==> flow/design.v <==
module fa(
input a,input b,input ci, output s, output co
);
reg s_out,c_out;
always @(*)
begin
s_out=a^b^ci;
c_out=a&b|a&ci|b&ci;
end
assign s=s_out;
assign co=c_out;
endmodule
module add17bit_2sComp(
   input 		     [16:0]		A,
	input 		     [16:0]		B,
	input 		         		ci,
	output		     [16:0]		calculate_out
);
wire [16:0] s;
wire [16:0] co;
fa fa0(A[0],B[0],ci,s[0],co[0]);
fa fa1(A[1],B[1],co[0],s[1],co[1]);
fa fa2(A[2],B[2],co[1],s[2],co[2]);
fa fa3(A[3],B[3],co[2],s[3],co[3]);
fa fa4(A[4],B[4],co[3],s[4],co[4]);
fa fa5(A[5],B[5],co[4],s[5],co[5]);
fa fa6(A[6],B[6],co[5],s[6],co[6]);
fa fa7(A[7],B[7],co[6],s[7],co[7]);
fa fa8(A[8],B[8],co[7],s[8],co[8]);
fa fa9(A[9],B[9],co[8],s[9],co[9]);
fa fa10(A[10],B[10],co[9],s[10],co[10]);
fa fa11(A[11],B[11],co[10],s[11],co[11]);
fa fa12(A[12],B[12],co[11],s[12],co[12]);
fa fa13(A[13],B[13],co[12],s[13],co[13]);
fa fa14(A[14],B[14],co[13],s[14],co[14]);
fa fa15(A[15],B[15],co[14],s[15],co[15]);
fa fa16(A[16],B[16],co[15],s[16],co[16]);
assign calculate_out[16:0]=s;
endmodule 
module add20bit_2sComp(
   input 		     [19:0]		A,
	input 		     [19:0]		B,
	input 		         		ci,
	output		     [19:0]		calculate_out
);
wire [19:0] s;
wire [19:0] co;
fa fa0(A[0],B[0],ci,s[0],co[0]);
fa fa1(A[1],B[1],co[0],s[1],co[1]);
fa fa2(A[2],B[2],co[1],s[2],co[2]);
fa fa3(A[3],B[3],co[2],s[3],co[3]);
fa fa4(A[4],B[4],co[3],s[4],co[4]);
fa fa5(A[5],B[5],co[4],s[5],co[5]);
fa fa6(A[6],B[6],co[5],s[6],co[6]);
fa fa7(A[7],B[7],co[6],s[7],co[7]);
fa fa8(A[8],B[8],co[7],s[8],co[8]);
fa fa9(A[9],B[9],co[8],s[9],co[9]);
fa fa10(A[10],B[10],co[9],s[10],co[10]);
fa fa11(A[11],B[11],co[10],s[11],co[11]);
fa fa12(A[12],B[12],co[11],s[12],co[12]);
fa fa13(A[13],B[13],co[12],s[13],co[13]);
fa fa14(A[14],B[14],co[13],s[14],co[14]);
fa fa15(A[15],B[15],co[14],s[15],co[15]);
fa fa16(A[16],B[16],co[15],s[16],co[16]);
fa fa17(A[17],B[17],co[16],s[17],co[17]);
fa fa18(A[18],B[18],co[17],s[18],co[18]);
fa fa19(A[19],B[19],co[18],s[19],co[19]);
assign calculate_out[19:0]=s;
endmodule 
module bin2bcd
(
	input wire [9:0] bin,
	output wire [3:0] bcd2,bcd1,bcd0,
	output reg neg
);
reg [9:0] abs_bin, rem, ones;
reg [3:0] tens, honds;
always @ (*) begin
	if (bin[9] == 1'b1) 
		begin
		abs_bin = (~bin) + 10'b00_0000_0001;
		neg = 1'b1;
		end
	else 
		begin
		abs_bin = bin;
		neg = 1'b0;
		end
	if (abs_bin >= 10'd500)
		begin
		honds = 4'h5;
		rem = abs_bin - 10'd500; 
		end 
	else if (abs_bin >= 10'd400 && abs_bin < 10'd500)
	   begin
		honds = 4'h4;
		rem = abs_bin - 10'd400;
		end
	else if (abs_bin >= 10'd300 && abs_bin < 10'd400)
	   begin
		honds = 4'h3;
		rem = abs_bin - 10'd300;
		end
	else if (abs_bin >= 10'd200 && abs_bin < 10'd300)
	   begin
		honds = 4'h2;
		rem = abs_bin - 10'd200;
		end
	else if (abs_bin >= 10'd100 && abs_bin < 10'd200)
	   begin
		honds = 4'h1;
		rem = abs_bin - 10'd100;
		end
	else 
	   begin
		honds = 4'h0;
		rem = abs_bin;
		end
	if (rem >= 10'd090)
		begin
		tens = 4'h9;
		ones = rem - 10'd090;
		end
	else if (rem >= 10'd080 && rem < 10'd090)
		begin
		tens = 4'h8;
		ones = rem - 10'd080;
		end
	else if (rem >= 10'd070 && rem < 10'd080)
		begin
		tens = 4'h7;
		ones = rem - 10'd070;
		end
	else if (rem >= 10'd060 && rem < 10'd070)
		begin
		tens = 4'h6;
		ones = rem - 10'd060;
		end
	else if (rem >= 10'd050 && rem < 10'd060)
		begin
		tens = 4'h5;
		ones = rem - 10'd050;
		end
	else if (rem >= 10'd040 && rem < 10'd050)
		begin
		tens = 4'h4;
		ones = rem - 10'd040;
		end
	else if (rem >= 10'd030 && rem < 10'd040)
		begin
		tens = 4'h3;
		ones = rem - 10'd030;
		end
	else if (rem >= 10'd020 && rem < 10'd030)
		begin
		tens = 4'h2;
		ones = rem - 10'd020;
		end
	else if (rem >= 10'd010 && rem < 10'd020)
		begin
		tens = 4'h1;
		ones = rem - 10'd010;
		end
	else 
		begin
		tens = 4'h0;
		ones = rem;
		end
end
assign bcd0 = ones [3:0];
assign bcd1 = tens;
assign bcd2 = honds;
endmodule 
module edge_detection ( 
input clock, 
input input_signal, 
output reg rising_transition
);
reg n; 
wire rising_transition_c;
assign rising_transition_c = ~n & input_signal;
always @(posedge clock) begin 
n                 <= input_signal; 
rising_transition <= rising_transition_c; 
end
endmodule
module cal(
input clk,
input [1:0] KEY,
input [6:2] SW,
input [15:0] smooth_out,
output [1:0] LEDR,
output reg nothing,
output reg [9:0] BCD_in
);
reg enable1;
reg enable2;
reg state_c, state;
reg [15:0] operand1, operand2;
wire [16:0] num1, num2, num3, num4;
wire [16:0] calculate_out1, calculate_out2;
wire load, reset;
wire reset_edge, load_edge;
assign reset = ~KEY[0];
assign load = ~KEY[1];
edge_detection my_edge1(.clock(clk),.input_signal(reset),.rising_transition(reset_edge));
edge_detection my_edge2(.clock(clk),.input_signal(load),.rising_transition(load_edge));
reg [1:0] LED;
assign LEDR[1:0] = LED[1:0];
always @ (*) begin
state_c = state;
LED = 2'b01;
enable1 = 1'b0;
enable2 = 1'b0;
case (state)
1'b0:begin LED = 2'b01; if (load_edge == 1'b1) begin state_c = 1'b1; enable1 = 1'b1; end end
1'b1:begin LED = 2'b10; if (load_edge == 1'b1) begin state_c = 1'b0; enable2 = 1'b1; end end
endcase
if (reset_edge == 1'b1) begin
state_c = 1'b0;
LED = 2'b01;
end
end
always @ (posedge clk) begin
	state <= state_c;
	if (enable1 == 1'b1) begin
		operand1 <= smooth_out;
	end
	if (enable2 == 1'b1) begin
		operand2 <= smooth_out;
   end
end
parameter smooth = 5'b00_001;
parameter operand_1 = 5'b00_010;
parameter operand_2 = 5'b00_100;
parameter add = 5'b01_000;
parameter sub = 5'b10_000;
assign num1 = {operand1[15],operand1};
assign num2 = {operand2[15],operand2};
assign num3 = {operand1[15],operand1};
assign num4 = ~({operand2[15],operand2});
always @ (*) begin
	case (SW[6:2])
	smooth: begin
		BCD_in = smooth_out[9:0];
		nothing = 1'b0;
	end
	operand_1: begin
		BCD_in = operand1[9:0];
		nothing = 1'b0;
	end
	operand_2: begin
		BCD_in = operand2[9:0];
		nothing = 1'b0;
	end
	add: begin
		BCD_in = calculate_out1[9:0];
		nothing = 1'b0;
	end
	sub: begin
		BCD_in = calculate_out2[9:0];
		nothing = 1'b0;
	end
	default: begin
		BCD_in = 10'd0;
		nothing = 1'b1;
	end
	endcase
end
add17bit_2sComp my_add(.A(num1), .B(num2), .ci(1'b0), .calculate_out(calculate_out1));
add17bit_2sComp my_sub(.A(num3), .B(num4), .ci(1'b1), .calculate_out(calculate_out2));
endmodule 
module seg7(
	output		     [7:0]		HEX0,
	output		     [7:0]		HEX1,
	output		     [7:0]		HEX2,
	output		     [7:0]		HEX3,
	output		     [7:0]		HEX4,
	output		     [7:0]		HEX5,
	input                      clk,
	input                      rst,
	input                      nothing,
   input 		     [11:0]		display,
	input                      neg
);
  reg [31:0] out; 
  reg [12:0] count, count_c;  
always @(count or rst) begin
		count_c = count + 13'd1;
		if (count == 13'd4400) begin
		count_c = 13'd0;
		end
		if (rst == 1'b1) begin
		count_c = 13'd0;
		end
end
always @ (posedge clk) begin
	count <= count_c;
end
always @(*) begin
	 case (display [3:0])  
	 4'b0000: begin 
	 out [7:0] = 8'b11000000; 
	 end 
	 4'b0001: begin 
	 out [7:0] = 8'b11111001; 
	 end 
	 4'b0010: begin 
	 out [7:0] = 8'b10100100; 
	 end 
	 4'b0011: begin 
	 out [7:0] = 8'b10110000; 
	 end 
	 4'b0100: begin 
	 out [7:0] = 8'b10011001; 
	 end 
	 4'b0101: begin 
	 out [7:0]= 8'b10010010; 
	 end 
	 4'b0110: begin 
	 out [7:0]= 8'b10000010; 
	 end 
	 4'b0111: begin 
	 out [7:0]= 8'b11111000; 
	 end
	 4'b1000: begin 
	 out [7:0]= 8'b10000000; 
	 end 
	 4'b1001: begin 
	 out [7:0]= 8'b10010000; 
	 end 
	 4'b1010: begin 
	 out [7:0]= 8'b10001000; 
	 end 
	 4'b1011: begin 
	 out [7:0]= 8'b10000011; 
	 end
	 4'b1100: begin 
	 out [7:0]= 8'b11000110; 
	 end 
	 4'b1101: begin 
	 out [7:0]= 8'b10100001; 
	 end 
	 4'b1110: begin 
	 out [7:0]= 8'b10000110; 
	 end 
	 4'b1111: begin 
	 out [7:0]= 8'b10001110; 
	 end
	 default: begin 
	 out [7:0]= 8'b11111111; 
	 end 
	 endcase 
	 case (display [7:4])  
	 4'b0000: begin 
	 out [15:8]= 8'b11000000; 
	 end 
	 4'b0001: begin 
	 out [15:8]= 8'b11111001; 
	 end 
	 4'b0010: begin 
	 out [15:8]= 8'b10100100; 
	 end 
	 4'b0011: begin 
	 out [15:8]= 8'b10110000; 
	 end 
	 4'b0100: begin 
	 out [15:8]= 8'b10011001; 
	 end 
	 4'b0101: begin 
	 out [15:8]= 8'b10010010; 
	 end 
	 4'b0110: begin 
	 out [15:8]= 8'b10000010; 
	 end 
	 4'b0111: begin 
	 out [15:8]= 8'b11111000; 
	 end
	 4'b1000: begin 
	 out [15:8]= 8'b10000000; 
	 end 
	 4'b1001: begin 
	 out [15:8]= 8'b10010000; 
	 end 
	 4'b1010: begin 
	 out [15:8]= 8'b10001000; 
	 end 
	 4'b1011: begin 
	 out [15:8]= 8'b10000011; 
	 end
	 4'b1100: begin 
	 out [15:8]= 8'b11000110; 
	 end 
	 4'b1101: begin 
	 out [15:8]= 8'b10100001; 
	 end 
	 4'b1110: begin 
	 out [15:8]= 8'b10000110; 
	 end 
	 4'b1111: begin 
	 out [15:8]= 8'b10001110; 
	 end
	 default: begin 
	 out [15:8]= 8'b11111111; 
	 end 
	 endcase 
	 case (display [11:8])  
	 4'b0000: begin 
	 out [23:16]= 8'b11000000; 
	 end 
	 4'b0001: begin 
	 out [23:16]= 8'b11111001; 
	 end 
	 4'b0010: begin 
	 out [23:16]= 8'b10100100; 
	 end 
	 4'b0011: begin 
	 out [23:16]= 8'b10110000; 
	 end 
	 4'b0100: begin 
	 out [23:16]= 8'b10011001; 
	 end 
	 4'b0101: begin 
	 out [23:16]= 8'b10010010; 
	 end 
	 4'b0110: begin 
	 out [23:16]= 8'b10000010; 
	 end 
	 4'b0111: begin 
	 out [23:16]= 8'b11111000; 
	 end
	 4'b1000: begin 
	 out [23:16]= 8'b10000000; 
	 end 
	 4'b1001: begin 
	 out [23:16]= 8'b10010000; 
	 end 
	 4'b1010: begin 
	 out [23:16]= 8'b10001000; 
	 end 
	 4'b1011: begin 
	 out [23:16]= 8'b10000011; 
	 end
	 4'b1100: begin 
	 out [23:16]= 8'b11000110; 
	 end 
	 4'b1101: begin 
	 out [23:16]= 8'b10100001; 
	 end 
	 4'b1110: begin 
	 out [23:16]= 8'b10000110; 
	 end 
	 4'b1111: begin 
	 out [23:16]= 8'b10001110; 
	 end
	 default: begin 
	 out [23:16]= 8'b11111111; 
	 end 
	 endcase 
	 case (neg)
	 1'b1: begin
	 out [31:24]= 8'b10111111;
	 end
	 default: begin 
	 out [31:24]= 8'b11111111; 
	 end 
	 endcase
    if (nothing == 1'b1) begin 
	 if (count <= 13'd2200) begin
	 out [7:0] = 8'b1011_1111;
	 out[15:8] = 8'b1011_1111;
	 out[23:16] = 8'b1011_1111; 
	 out[31:24] = 8'b1011_1111;
	 end 
	 else begin
	 out [7:0] = 8'b1111_1111;
	 out[15:8] = 8'b1111_1111;
	 out[23:16] = 8'b1111_1111; 
	 out[31:24] = 8'b1111_1111;
	 end
	 end
 end 
assign HEX0[7:0]=out[7:0];
assign HEX1[7:0]=out[15:8];
assign HEX2[7:0]=out[23:16];
assign HEX3[7:0]=out[31:24];
assign HEX4[7:0]= 8'b11111111;
assign HEX5[7:0]= 8'b11111111;
endmodule
module smooth_filter(
input clk,
input reset,
input [15:0] in,
input [1:0] SW,
output [15:0] out
);
reg [6:0] count, count_c;
wire en;
always @(reset or count) begin
	if (reset == 1'b1) begin
		count_c = 7'd0;
	end
	else begin
		count_c = count + 7'd1;
	end
end
assign en = (count == 7'd99);
reg [15:0] r1, r2, r3, r4, r5, r6, r7, r8, r9, r10, r11, r12, r13, r14, r15, r16;
always @ (posedge clk) begin
	count <= count_c;
	if (en == 1'b1) begin
		r1 <= in;
		r2 <= r1;
		r3 <= r2;
		r4 <= r3;
		r5 <= r4;
		r6 <= r5;
		r7 <= r6;
		r8 <= r7;
		r9 <= r8;
		r10 <= r9;
		r11 <= r10;
		r12 <= r11;
		r13 <= r12;
		r14 <= r13;
		r15 <= r14;
		r16 <= r15;
	end
end
reg [19:0] sum;
wire [19:0] num1, num2, num3, num4, num5, num6, num7, num8;
wire [19:0] num9, num10, num11, num12, num13, num14, num15, num16;
wire ci=1'b0;
wire [19:0] calculate_out1, calculate_out2, calculate_out3, calculate_out4,
            calculate_out5, calculate_out6, calculate_out7, calculate_out8,
				calculate_out9, calculate_out10, calculate_out11, calculate_out12,
				calculate_out13, calculate_out14, calculate_out15;
assign num1 = {{4{r1[15]}},r1};
assign num2 = {{4{r2[15]}},r2};
assign num3 = {{4{r3[15]}},r3};
assign num4 = {{4{r4[15]}},r4};
assign num5 = {{4{r5[15]}},r5};
assign num6 = {{4{r6[15]}},r6};
assign num7 = {{4{r7[15]}},r7};
assign num8 = {{4{r8[15]}},r8};
assign num9 = {{4{r9[15]}},r9};
assign num10 = {{4{r10[15]}},r10};
assign num11 = {{4{r11[15]}},r11};
assign num12 = {{4{r12[15]}},r12};
assign num13 = {{4{r13[15]}},r13};
assign num14 = {{4{r14[15]}},r14};
assign num15 = {{4{r15[15]}},r15};
assign num16 = {{4{r16[15]}},r16};
always @(*) begin
	sum = num1;
	case (SW[1:0]) 
	2'b00:begin 
		sum = num1;
	end
	2'b01:begin
		sum = calculate_out1;
		sum = sum >> 1; 
	end
	2'b10:begin
		sum = calculate_out3;
		sum = sum >> 2;  
	end
	2'b11:begin
		sum = calculate_out15;
		sum = sum >> 4;  
	end
	endcase 
end
assign out = sum[15:0];
add20bit_2sComp my_adder1 (.A(num1),.B(num2),.ci(ci),.calculate_out(calculate_out1));
add20bit_2sComp my_adder2 (.A(calculate_out1),.B(num3),.ci(ci),.calculate_out(calculate_out2));
add20bit_2sComp my_adder3(.A(calculate_out2),.B(num4),.ci(ci),.calculate_out(calculate_out3));
add20bit_2sComp my_adder4(.A(calculate_out3),.B(num5),.ci(ci),.calculate_out(calculate_out4));
add20bit_2sComp my_adder5 (.A(calculate_out4),.B(num6),.ci(ci),.calculate_out(calculate_out5));
add20bit_2sComp my_adder6(.A(calculate_out5),.B(num7),.ci(ci),.calculate_out(calculate_out6));
add20bit_2sComp my_adder7(.A(calculate_out6),.B(num8),.ci(ci),.calculate_out(calculate_out7));
add20bit_2sComp my_adder8 (.A(calculate_out7),.B(num9),.ci(ci),.calculate_out(calculate_out8));
add20bit_2sComp my_adder9(.A(calculate_out8),.B(num10),.ci(ci),.calculate_out(calculate_out9));
add20bit_2sComp my_adder10(.A(calculate_out9),.B(num11),.ci(ci),.calculate_out(calculate_out10));
add20bit_2sComp my_adder11(.A(calculate_out10),.B(num12),.ci(ci),.calculate_out(calculate_out11));
add20bit_2sComp my_adder12(.A(calculate_out11),.B(num13),.ci(ci),.calculate_out(calculate_out12));
add20bit_2sComp my_adder13(.A(calculate_out12),.B(num14),.ci(ci),.calculate_out(calculate_out13));
add20bit_2sComp my_adder14(.A(calculate_out13),.B(num15),.ci(ci),.calculate_out(calculate_out14));
add20bit_2sComp my_adder15(.A(calculate_out14),.B(num16),.ci(ci),.calculate_out(calculate_out15));
endmodule 
module calc_top (
   input              clk,
   input              rst,
   input      [15:0]  data_x,
   input      [1:0]   KEY,
   input      [6:0]   SW,
   output     [7:0]   HEX0,
   output     [7:0]   HEX1,
   output     [7:0]   HEX2,
   output     [7:0]   HEX3,
   output     [7:0]   HEX4,
   output     [7:0]   HEX5,
   output     [1:0]   LEDR
   );
wire [3:0] bcd2, bcd1, bcd0;
wire neg;
wire [15:0] smooth_out;
wire nothing;
wire [9:0] BCD_in;
smooth_filter my_filter (.clk(clk), .reset(rst), .in(data_x[15:0]), .SW(SW[1:0]), .out(smooth_out));
cal my_cal (.clk(clk), .KEY(KEY), .SW(SW[6:2]), .smooth_out(smooth_out), .LEDR(LEDR[1:0]), .nothing(nothing), .BCD_in(BCD_in));
bin2bcd my_bin2bcd (.bin(BCD_in), .bcd2(bcd2), .bcd1(bcd1), .bcd0(bcd0), .neg(neg));
seg7 my_seg7 (.HEX0(HEX0), .HEX1(HEX1), .HEX2(HEX2), .HEX3(HEX3), .HEX4(HEX4), .HEX5(HEX5), .clk(clk), .rst(rst), .nothing(nothing), .display({bcd2, bcd1, bcd0}), .neg(neg));
endmodule
* Tool chain data of calc_top
The steps from the RTL of calc_top to its reports follow in flow order. Lines are those of the file above, counted from 1. Operators carry their Yosys type and port widths (W data, S select, Z words). Library cell names are shortened. Not given: -
Design: design top calc_top, clock port clk, standard-cell library sky130hd, timing corner tt_025C_1v80

* Elaborated design
Counts by Yosys on the flattened word-level netlist (proc, flatten, opt, wreduce; memories kept). Register bits leave out memories and registers merged into their read ports (data or address). Print and check cells are left out. Yosys's memory passes give these memory sizes; they may raise the number of words (mostly to a power of two), join words into wider ones and drop unused or constant bits.
Bit counts: register bits after elaboration 301, memory bits (read-only) 336, memories kept 3
Cells by class: $add $sub $neg 17, order comparisons 27, equal/unequal tests 10, mux-type cells 42, bitwise logic cells 1445, reduce/logical cells 15
Memory list:
- (no name shown) | words 16, width 7, rd ports 1, write ports 0, RTL line 301 | case (display [3:0])
- (no name shown) | words 16, width 7, rd ports 1, write ports 0, RTL line 354 | case (display [7:4])
- (no name shown) | words 16, width 7, rd ports 1, write ports 0, RTL line 407 | case (display [11:8])
Operators with widths (number):
- $and A1 B1 Y1 | 607
- $xor A1 B1 Y1 | 436
- $or A1 B1 Y1 | 394
- $mux W4 | 21
- $mux W10 | 6
- $pmux W10 S5 | 1
- $ge A10 B7 Y1 const B | 4
- $pmux W10 S4 | 1
- $mux W32 | 1
- $ge A10 B6 Y1 const B | 3
- $lt A10 B6 Y1 const B | 3
- $lt A10 B7 Y1 const B | 3
- $sub A10 B9 Y10 const B | 3
- $ge A10 B9 Y1 const B | 3
- $lt A10 B9 Y1 const B | 3
- $ge A10 B5 Y1 const B | 2
- $lt A10 B5 Y1 const B | 2
- $not A10 Y10 | 2
- $sub A4 B4 Y4 const B | 5
- $mux W7 | 2
- $add A13 B1 Y13 const B | 1
- $le A13 B12 Y1 const B | 1
- $eq A13 B13 Y1 const B | 1
- $logic_and A1 B1 Y1 | 12
- $add A10 B1 Y10 const B | 1
- $ge A10 B4 Y1 const B | 1
- $sub A10 B7 Y10 const B | 1
- $sub A10 B8 Y10 const B | 1
Not listed: further kinds 22, cells in them 35.

* Longest topological paths
Longest topological path by Yosys (ltp), each cell counted once; first at word level (registers and memories cut), then after technology mapping (sequential cells cut; the memories' decode and read muxes count).
Depth: depth in word-level cells 89, ABC_AREA 0, gate-level depth with buffers 65

* After synthesis
Yosys stat after the flow's synthesis: flattened, memories mapped to cells. It holds for the ABC_AREA given above (unset counts as 0); a run with the other value may have another netlist. The area totals of this step are shown rounded.
Synthesis totals: standard cells after synthesis 1298, cell area after synthesis 17600 um^2, area of sequential cells 7830 um^2, mapped flip-flops 269, buffer cells 60
Cell types:
- edfxtp_1 | number 244, area in all 7.33E+03 um^2
- fa_1 | number 193, area in all 3.86E+03 um^2
- ha_1 | number 58, area in all 725.696 um^2
- dfxtp_1 | number 25, area in all 500.48 um^2
- inv_1 | number 125, area in all 469.2 um^2
- xnor2_1 | number 32, area in all 280.269 um^2
- buf_4 | number 28, area in all 210.202 um^2
- mux4_2 | number 9, area in all 202.694 um^2
- nor2_1 | number 54, area in all 202.694 um^2
- nand2_1 | number 52, area in all 195.187 um^2
- a21oi_1 | number 36, area in all 180.173 um^2
- a2111oi_4 | number 6, area in all 165.158 um^2
- nand3_1 | number 27, area in all 135.13 um^2
- and3_1 | number 21, area in all 131.376 um^2
- nor3_1 | number 23, area in all 115.11 um^2
- o21ai_0 | number 23, area in all 115.11 um^2
- a211oi_1 | number 15, area in all 112.608 um^2
- nand4_1 | number 16, area in all 100.096 um^2
Other cell types: 81; their cells: 311. The figures by module come from a second, unflattened synthesis with its own total; it is not the netlist above.
Second synthesis, totals: cell total of the unflattened synthesis 1309, area (unflattened synthesis) 20800 um^2
Each row is one instance without its submodules.
Modules:
- smooth_filter | times used 1, cells 306, area 8380 um^2
- fa | times used 334, cells 1, area 20.0 um^2
- bin2bcd | times used 1, cells 295, area 2170 um^2
- cal | times used 1, cells 153, area 1790 um^2
- seg7 | times used 1, cells 215, area 1700 um^2
- edge_detection | times used 2, cells 3, area 53.8 um^2
- add17bit_2sComp | times used 2, cells 0, area 0.0 um^2
- add20bit_2sComp | times used 15, cells 0, area 0.0 um^2
- calc_top | times used 1, cells 0, area 0.0 um^2

* Path before layout
OpenSTA on the mapped netlist: ideal clock, no wires. The path of least setup slack (recovery checks aside). Input and output delay are each 20% of the period. Register names are those of the netlist, which keeps one name where synthesis merged equal registers.
Path post-synthesis: path kind register -> output, start register my_filter.r1[0], end output port HEX0[0], period 28.0 ns, launch time at the first pin 0.000 ns, data arrival time 19.827 ns, required time 22.400 ns, slack 2.573 ns, path delay 19.827 ns, stages on the path 58, synthesis period reached 25.427 ns
"path delay" = arrival - input delay + setup time. At an output port there is no setup time. "stages on the path": output pins that drive a net of the path, with the launching flip-flop's if there is one; two outputs of one cell count as two. "synthesis period reached" is the clock period less the worst setup slack; recovery checks do not enter. This is arithmetic on one report: input and output delays are still those of the set period (20% each). Between the ends stands the longest chain of elaborated cells between them, by number of cells; it is not shown to be the way that was timed. Of several equally long chains one is given. Each line given opens the expression or statement behind the cell; cells for indexed reads and writes are added by Yosys, which also makes memories of some case tables. The chain passes a memory read, where the word-level depth is cut; so it can be longer than that depth.
On the way, post-synthesis: cell sequence edfxtp_1 ha_1 inv_1 fa_1 fa_1 fa_1 fa_1 fa_1 fa_1 fa_1 fa_1 fa_1 fa_1 fa_1 inv_1 fa_1 fa_1 fa_1 (+22 left out) o311ai_1 a211oi_1 o21ai_0 nand2_1 xnor2_1 inv_1 ha_1 a21oi_1 inv_1 a31o_2 a21oi_1 o21ai_0 a211oi_2 xnor2_1 inv_1 ha_1 or4_1 o311a_1, length of the longest elaborated chain 91, elaborated cells between the ends (all ways) 1361, RTL lines with such cells 36, classes of those cells add/sub: 15; compare: 26; mux: 18; logic: 1289; reduce/logical: 12; memory: 1
RTL lines, path post-synthesis:
- from (decl) | RTL line 508 | reg [15:0] r1, r2, r3, r4, r5, r6, r7, r8, r9, r10, r11, r12, r13, r14, r15, r16;
- from (assign) | RTL line 512 | r1 <= in;
- $and A1 B1 Y1 (2 in a row) | RTL line 8 | c_out=a&b|a&ci|b&ci;
- $or A1 B1 Y1 (2 in a row) | RTL line 8
- $and A1 B1 Y1 | RTL line 8
- $or A1 B1 Y1 (2 in a row) | RTL line 8
- $and A1 B1 Y1 | RTL line 8
- $or A1 B1 Y1 (2 in a row) | RTL line 8
- $and A1 B1 Y1 | RTL line 8
- (+73 left out)
- $mux W4 | RTL line 139 | else if (rem >= 10'd050 && rem < 10'd060)
- $mux W4 | RTL line 134 | else if (rem >= 10'd060 && rem < 10'd070)
- $mux W4 | RTL line 129 | else if (rem >= 10'd070 && rem < 10'd080)
- $mux W4 | RTL line 124 | else if (rem >= 10'd080 && rem < 10'd090)
- $mux W4 | RTL line 119 | if (rem >= 10'd090)
- $mem_v2 Z16 W7 | RTL line 301 | case (display [3:0])
- $mux W32 | RTL line 468 | if (nothing == 1'b1) begin
- to (decl) | RTL line 597 | output     [7:0]   HEX0,

* Worst path after layout
Path of least setup slack in the final report of run 1 (OpenROAD, finished layout, wires in). Where an end is a register, its clock arrival counts in the times.
Path post-layout: path kind register -> output, start register my_filter.r1[0], end output port HEX0[6], period 27.2 ns, launch time at the first pin 0.57 ns, data arrival time 20.87 ns, required time 21.76 ns, slack 0.89 ns, stages on the path 63
Between the ends stands the longest chain of elaborated cells between them, by number of cells; it is not shown to be the way that was timed. Of several equally long chains one is given. The chain passes a memory read, where the word-level depth is cut; so it can be longer than that depth.
On the way, post-layout: cell sequence edfxtp_1 ha_1 inv_1 fa_1 fa_1 fa_1 fa_1 fa_1 fa_1 fa_1 fa_1 fa_1 fa_1 inv_1 fa_1 fa_1 fa_2 fa_1 (+27 left out) o21ai_1 nand2_1 xnor2_2 buf_4 ha_1 inv_1 nor2_1 buf_4 nor4_2 buf_4 o21bai_1 a2111oi_2 o31a_1 or2_1 buf_4 nor2_1 a211o_1 clkdlybuf4s50_1, length of the longest elaborated chain 91, elaborated cells between the ends (all ways) 1361, RTL lines with such cells 36, classes of those cells add/sub: 15; compare: 26; mux: 18; logic: 1289; reduce/logical: 12; memory: 1
RTL lines, path post-layout:
- from (decl) | RTL line 508 | reg [15:0] r1, r2, r3, r4, r5, r6, r7, r8, r9, r10, r11, r12, r13, r14, r15, r16;
- from (assign) | RTL line 512 | r1 <= in;
- $and A1 B1 Y1 (2 in a row) | RTL line 8 | c_out=a&b|a&ci|b&ci;
- $or A1 B1 Y1 (2 in a row) | RTL line 8
- $and A1 B1 Y1 | RTL line 8
- $or A1 B1 Y1 (2 in a row) | RTL line 8
- $and A1 B1 Y1 | RTL line 8
- $or A1 B1 Y1 (2 in a row) | RTL line 8
- $and A1 B1 Y1 | RTL line 8
- (+73 left out)
- $mux W4 | RTL line 139 | else if (rem >= 10'd050 && rem < 10'd060)
- $mux W4 | RTL line 134 | else if (rem >= 10'd060 && rem < 10'd070)
- $mux W4 | RTL line 129 | else if (rem >= 10'd070 && rem < 10'd080)
- $mux W4 | RTL line 124 | else if (rem >= 10'd080 && rem < 10'd090)
- $mux W4 | RTL line 119 | if (rem >= 10'd090)
- $mem_v2 Z16 W7 | RTL line 301 | case (display [3:0])
- $mux W32 | RTL line 468 | if (nothing == 1'b1) begin
- to (decl) | RTL line 597 | output     [7:0]   HEX0,

--- measured runs ---
Flow measurements of calc_top on sky130hd: 4 stored runs with different settings, listed in no order. Input and output delays are each 20% of the period that was set; the output load is 0.01 pF.
"clock period reached" = clock period - worst setup slack. The figure is calculated, with input and output delays left at 20% of the set period.
By "allowed time less slack (worst setup path)" is meant the share of the clock period that the worst setup path is allowed (20% is reserved at inputs, 20% at outputs), minus its slack. Clock arrival times at its registers enter into it.
"power consumption": no workload was simulated; the value follows from the tool's default switching activity.
The results are shown rounded.

* Run 1 | settings: CORE_UTILIZATION 40; period_ns 27.2; CAP_MARGIN 20; CORE_MARGIN 2; SLEW_MARGIN 20 | results: worst-case hold slack 0.381 ns; standard-cell area after routing 20200 um^2; worst slack on setup checks 0.892 ns; clock period reached 26.308 ns; power consumption 1.14 mW; synthesized cell area 17600 um^2; setup TNS 0.000 ns; final utilization 0.467; allowed time less slack (worst setup path) 20.87 ns; class of the worst setup path register -> output; die footprint 45800 um^2
* Run 2 | settings: CAP_MARGIN 30; CELL_PAD_IN_SITES_DETAIL_PLACEMENT 2; CELL_PAD_IN_SITES_GLOBAL_PLACEMENT 3; CORE_MARGIN 7; CORE_UTILIZATION 53; GPL_TIMING_DRIVEN 0; PLACE_DENSITY 0.76; period_ns 34.5; SLEW_MARGIN 20 | unfinished; error GRT-0232 in routing
* Run 3 | settings: CORE_UTILIZATION 40; SETUP_SLACK_MARGIN -0.9; period_ns 27.2; CAP_MARGIN 20; CORE_MARGIN 2; SLEW_MARGIN 20 | results: worst-case hold slack 0.381 ns; standard-cell area after routing 20000 um^2; worst slack on setup checks 0.119 ns; clock period reached 27.081 ns; power consumption 1.13 mW; synthesized cell area 17600 um^2; setup TNS 0.000 ns; final utilization 0.462; allowed time less slack (worst setup path) 21.64 ns; class of the worst setup path register -> output; die footprint 45800 um^2
* Run 4 | settings: ABC_AREA 0; CORE_MARGIN 10; CORE_UTILIZATION 56; PLACE_DENSITY_LB_ADDON 0.06; period_ns 15.4; CAP_MARGIN 20; SLEW_MARGIN 20 | results: worst-case hold slack 0.364 ns; standard-cell area after routing 23500 um^2; worst slack on setup checks -6.96 ns; clock period reached 22.361 ns; power consumption 2.37 mW; synthesized cell area 17600 um^2; setup TNS -129 ns; final utilization 0.761; allowed time less slack (worst setup path) 19.28 ns; class of the worst setup path register -> output; die footprint 39000 um^2
--- end ---
